==> flow/design.v <==
module multiplier  #(parameter width = 16)
   ( input    signed  [width-1 : 0] multiplicand,
     input    signed  [width-1 : 0] multiplier,   
     output   signed  [2 * width - 1 : 0] product
   ) ;
   assign  product = multiplicand * multiplier ;
endmodule
module  adder  #(parameter width = 32)  
		( input   signed [width-1 : 0] a ,
		  input   signed [width-1 : 0] b , 
		  output  signed [width-1 : 0] sum
		) ;
    assign   sum = a + b ;
endmodule
module accumulator #(parameter width = 32) 
	(input    clk,
     	 input    ena,
         input    reset,
         input	  signed [width - 1 : 0] acc_in,
   	 output   reg signed [width - 1 : 0] acc_out
	) ;
   always @(posedge clk) begin
      if (reset)  acc_out <= 0 ;
      else if (ena) acc_out <= acc_in ;
   end
endmodule
module mac_demo(input    clk, 
           input    reset, 
           input    ena,
   	   input    signed [16-1 : 0] k,
           input    signed [16-1 : 0] x,   
           output   signed [2 * 16 - 1 : 0] acc_out
          ) ;
           wire     signed [2 * 16 - 1 : 0] p ;
           wire     signed [2 * 16 - 1 : 0] acc_in ;
   multiplier  #(.width(16)) mult_0(.multiplicand(k),
                                          .multiplier(x),
                       			  .product(p)
                			  ) ;
   adder     #(.width(2*16)) add_0(.a(p),
                			 .b(acc_out),
                			 .sum(acc_in)
               				) ;
   accumulator  #(.width(2*16))  acc_0(.clk(clk),
                   			     .reset(reset),
                   			     .ena(ena),
                   			     .acc_in(acc_in),
                   			     .acc_out(acc_out)
                   			) ;
endmodule
* Tool chain data of mac_demo
What the tools print for mac_demo, step after step.
Lines are those of the file above, counted from 1.
Cell names lack the library's common part.
A cell with n/a has no value.
- Design top :: mac_demo
- Clock :: clk
- Standard-cell library :: sky130hd
- Library corner :: tt_025C_1v80

* Elaborated design
Yosys after proc, flatten, opt, wreduce and memory -nomap, before mapping. Enables and synchronous resets that opt folds into registers are not counted as muxes. Memory bits, and registers merged into a memory's read port (data or address), are not among the register bits. Print and check cells are not counted. Equal cells are merged and count once.
- Word-level cells :: 3
- Input port bits :: 35
- Bits in registers :: 32
- Multiply operators :: 1
- Add/sub/neg operators :: 1
** Operators by type and width (count)
- 16-bit by 16-bit multiplier with 32-bit output :: 1
- 32-bit adder :: 1

* Logic depth
Depth = most cells in a row (Yosys ltp): at word level without a register or memory, in the mapped netlist without a sequential cell, where the memories' decode and read muxes count.
- Depth after elaboration :: 2
- ABC_AREA :: 1
- Gate-level depth with buffers :: 30
- Depth with buffers taken out :: 28

* Mapped cells and area
Source: synth_stat.txt of the flow (Yosys; design flattened, memories mapped). It holds for the ABC_AREA given above (unset counts as 0); a run with the other value may have another netlist.
** Cell types (count)
- fa_1 :: 292
- inv_1 :: 537
- nand2_1 :: 378
- ha_1 :: 98
- dfxtp_1 :: 32
- nor2_1 :: 97
- clkbuf_1 :: 64
- nand3_1 :: 47
- a21oi_1 :: 35
- o21ai_0 :: 33
- xor2_1 :: 11
- nand4_1 :: 11
- o211ai_1 :: 6
- nand3_2 :: 3
- nand3b_1 :: 4
- nor3_1 :: 6
- o21bai_1 :: 4
- or2_2 :: 4
Other cell types: 16; their cells: 26.
- Cell area after synthesis :: 12858.6 um^2
- Mapped flip-flops :: 32
- Area of sequential cells :: 640.6 um^2
- Cells in the netlist :: 1688
- Buffers :: 68

* Worst setup path after synthesis
Source: OpenSTA report_checks on the synthesized netlist (no wires, ideal clock, input and output delay 20% of the period each), path of least setup slack; recovery checks are left aside. Register names are those of the netlist, which keeps one name where synthesis merged equal registers.
- Kind :: input port to flip-flop
- From :: in x[5]
- To :: reg acc_0.acc_out[31]
- Buffers on the path :: 2
- External input delay :: 1400 ps
- Delay of the path :: 5145 ps
- Library setup time :: 109 ps
- Data arrival time :: 6436 ps
- Path slack :: 455 ps
- Period :: 7000 ps
- Stages :: 24
- Synthesis period reached :: 6545 ps
"delay of the path" is the arrival time less input delay plus setup time.
"stages" counts driving pins, that of a launching flip-flop among them; a cell with two outputs on the path counts twice.
"synthesis period reached" = period - worst setup slack (recovery checks aside). The figure is calculated, with input and output delays left at 20% of the set period.
Between the ends stands the longest chain of elaborated cells between them, by number of cells; it is not shown to be the way that was timed. Of several equally long chains one is given.
A line is the first line of the expression or statement that the cell stems from. Yosys adds cells for indexed reads and writes and turns some case tables into memories.
- Path through :: clkbuf_1 -> clkbuf_1 -> nand2_1 -> fa_1 -> fa_1 -> inv_1 -> fa_1 -> inv_1 -> fa_1 -> inv_1 -> fa_1 -> inv_1 -> fa_1 -> inv_1 -> ha_1 -> a21oi_1 -> a21boi_0 -> nand2_1 -> a21oi_1 -> nand2_1 -> nand3_1 -> nand3_1 -> nand2_1 -> inv_1
- Cells in the longest elaborated chain :: 2
** Ends and longest elaborated chain, after synthesis
- from (decl) :: line 31 : input    signed [16-1 : 0] x,
- 16-bit by 16-bit multiplier with 32-bit output :: line 6
- 32-bit adder :: line 13 : assign   sum = a + b ;
- to (assign) :: line 23 : if (reset)  acc_out <= 0 ;
- to (assign) :: line 24 : else if (ena) acc_out <= acc_in ;
- to (decl) :: line 20 : output reg signed [width - 1 : 0] acc_out

* Timing after layout
From the final timing report of run 1: the path of least setup slack in the routed layout; clock arrival at registers is part of the times.
The report prints the path's times to 10 ps; the period is as set.
- Kind :: input port to flip-flop
- From :: in k[15]
- To :: reg acc_0.acc_out[27]
- External input delay :: 1400 ps
- Period :: 7000 ps
- Library setup time :: 100 ps
- Stages :: 28
- Path slack :: 550 ps
- Buffers on the path :: 5
- Data arrival time :: 6640 ps
Between the ends stands the longest chain of elaborated cells between them, by number of cells; it is not shown to be the way that was timed. Of several equally long chains one is given.
- Path through :: buf_6 -> buf_12 -> nand2_4 -> inv_4 -> buf_6 -> fa_1 -> inv_2 -> fa_2 -> inv_2 -> fa_1 -> inv_2 -> fa_1 -> fa_2 -> fa_1 -> inv_2 -> ha_4 -> buf_6 -> nand2_4 -> inv_2 -> nand2_4 -> buf_4 -> o21bai_4 -> nand2_1 -> nand3_2 -> nand2_1 -> nand2_1 -> o21ai_1 -> inv_1
- Cells in the longest elaborated chain :: 2
** Ends and longest elaborated chain, post-layout
- from (decl) :: line 30 : input signed [16-1 : 0] k,
- 16-bit by 16-bit multiplier with 32-bit output :: line 6
- 32-bit adder :: line 13 : assign   sum = a + b ;
- to (assign) :: line 23 : if (reset)  acc_out <= 0 ;
- to (assign) :: line 24 : else if (ena) acc_out <= acc_in ;
- to (decl) :: line 20 : output reg signed [width - 1 : 0] acc_out

Wiki page: mac_demo / flow data

Stored flow runs of mac_demo (3 of them; Yosys, OpenROAD, sky130hd). They differ in their settings and are not a sequence. Constraints: input delay and output delay 20% of the set period each, output load 0.01 pF.
"clock period achieved" = clock period - worst setup slack. The figure is calculated, with input and output delays left at 20% of the set period.
"time on the worst setup path" is the time allowed to the run's worst setup path (the clock period less input and output delay, where it has them) less its slack. Clock arrival times count: a late capture clock shortens it, a late launch clock lengthens it.
"time on the worst setup path" is given in steps of 10 ps.

** Run 1
- Settings :: ABC_AREA=1; CAP_MARGIN=15; CELL_PAD_IN_SITES_DETAIL_PLACEMENT=1; CELL_PAD_IN_SITES_GLOBAL_PLACEMENT=2; CORE_ASPECT_RATIO=0.86; CORE_UTILIZATION=40; CTS_CLUSTER_DIAMETER=289; CTS_CLUSTER_SIZE=31; MAX_ROUTING_LAYER=met4; PLACE_DENSITY_LB_ADDON=0.1; SETUP_SLACK_MARGIN=1.95; period_ns=7.0; CORE_MARGIN=2; SLEW_MARGIN=20
- Synthesis area :: 12858.6 um^2
- Full die area :: 33601.1 um^2
- Standard-cell area after layout :: 18426.4 um^2
- Utilization after layout :: 58.6 %
- Worst setup slack after layout :: 550 ps
- Total negative setup slack :: 0 ps
- Worst hold slack in the final report :: 592 ps
- Clock period achieved :: 6450 ps
- Time on the worst setup path :: 5050 ps
- Worst setup path kind :: input port to flip-flop

** Run 2
- Settings :: CELL_PAD_IN_SITES_DETAIL_PLACEMENT=2; CELL_PAD_IN_SITES_GLOBAL_PLACEMENT=2; CORE_MARGIN=9; CORE_UTILIZATION=48; CTS_CLUSTER_DIAMETER=343; CTS_CLUSTER_SIZE=37; HOLD_SLACK_MARGIN=0.05; MIN_ROUTING_LAYER=met2; PLACE_DENSITY_LB_ADDON=0.04; SETUP_SLACK_MARGIN=2.24; SLEW_MARGIN=40; period_ns=11.2; CAP_MARGIN=20
- Synthesis area :: 12034.0 um^2
- Full die area :: 31094.0 um^2
- Standard-cell area after layout :: 13136.3 um^2
- Utilization after layout :: 53.7 %
- Worst setup slack after layout :: 2221 ps
- Total negative setup slack :: 0 ps
- Worst hold slack in the final report :: 542 ps
- Clock period achieved :: 8979 ps
- Time on the worst setup path :: 6740 ps
- Worst setup path kind :: input port to flip-flop

** Run 3
- Settings :: CAP_MARGIN=30; CELL_PAD_IN_SITES_DETAIL_PLACEMENT=1; CELL_PAD_IN_SITES_GLOBAL_PLACEMENT=3; CORE_MARGIN=7; CORE_UTILIZATION=31; GPL_ROUTABILITY_DRIVEN=1; MAX_ROUTING_LAYER=met5; PLACE_DENSITY=0.57; SETUP_SLACK_MARGIN=-0.02; SLEW_MARGIN=10; TNS_END_PERCENT=55; period_ns=4.13
- Synthesis area :: 12034.0 um^2
- Full die area :: 44531.6 um^2
- Standard-cell area after layout :: 16225.6 um^2
- Utilization after layout :: 42.2 %
- Worst setup slack after layout :: -2052 ps
- Total negative setup slack :: -42437 ps
- Worst hold slack in the final report :: 599 ps
- Clock period achieved :: 6182 ps
- Time on the worst setup path :: 5360 ps
- Worst setup path kind :: input port to flip-flop
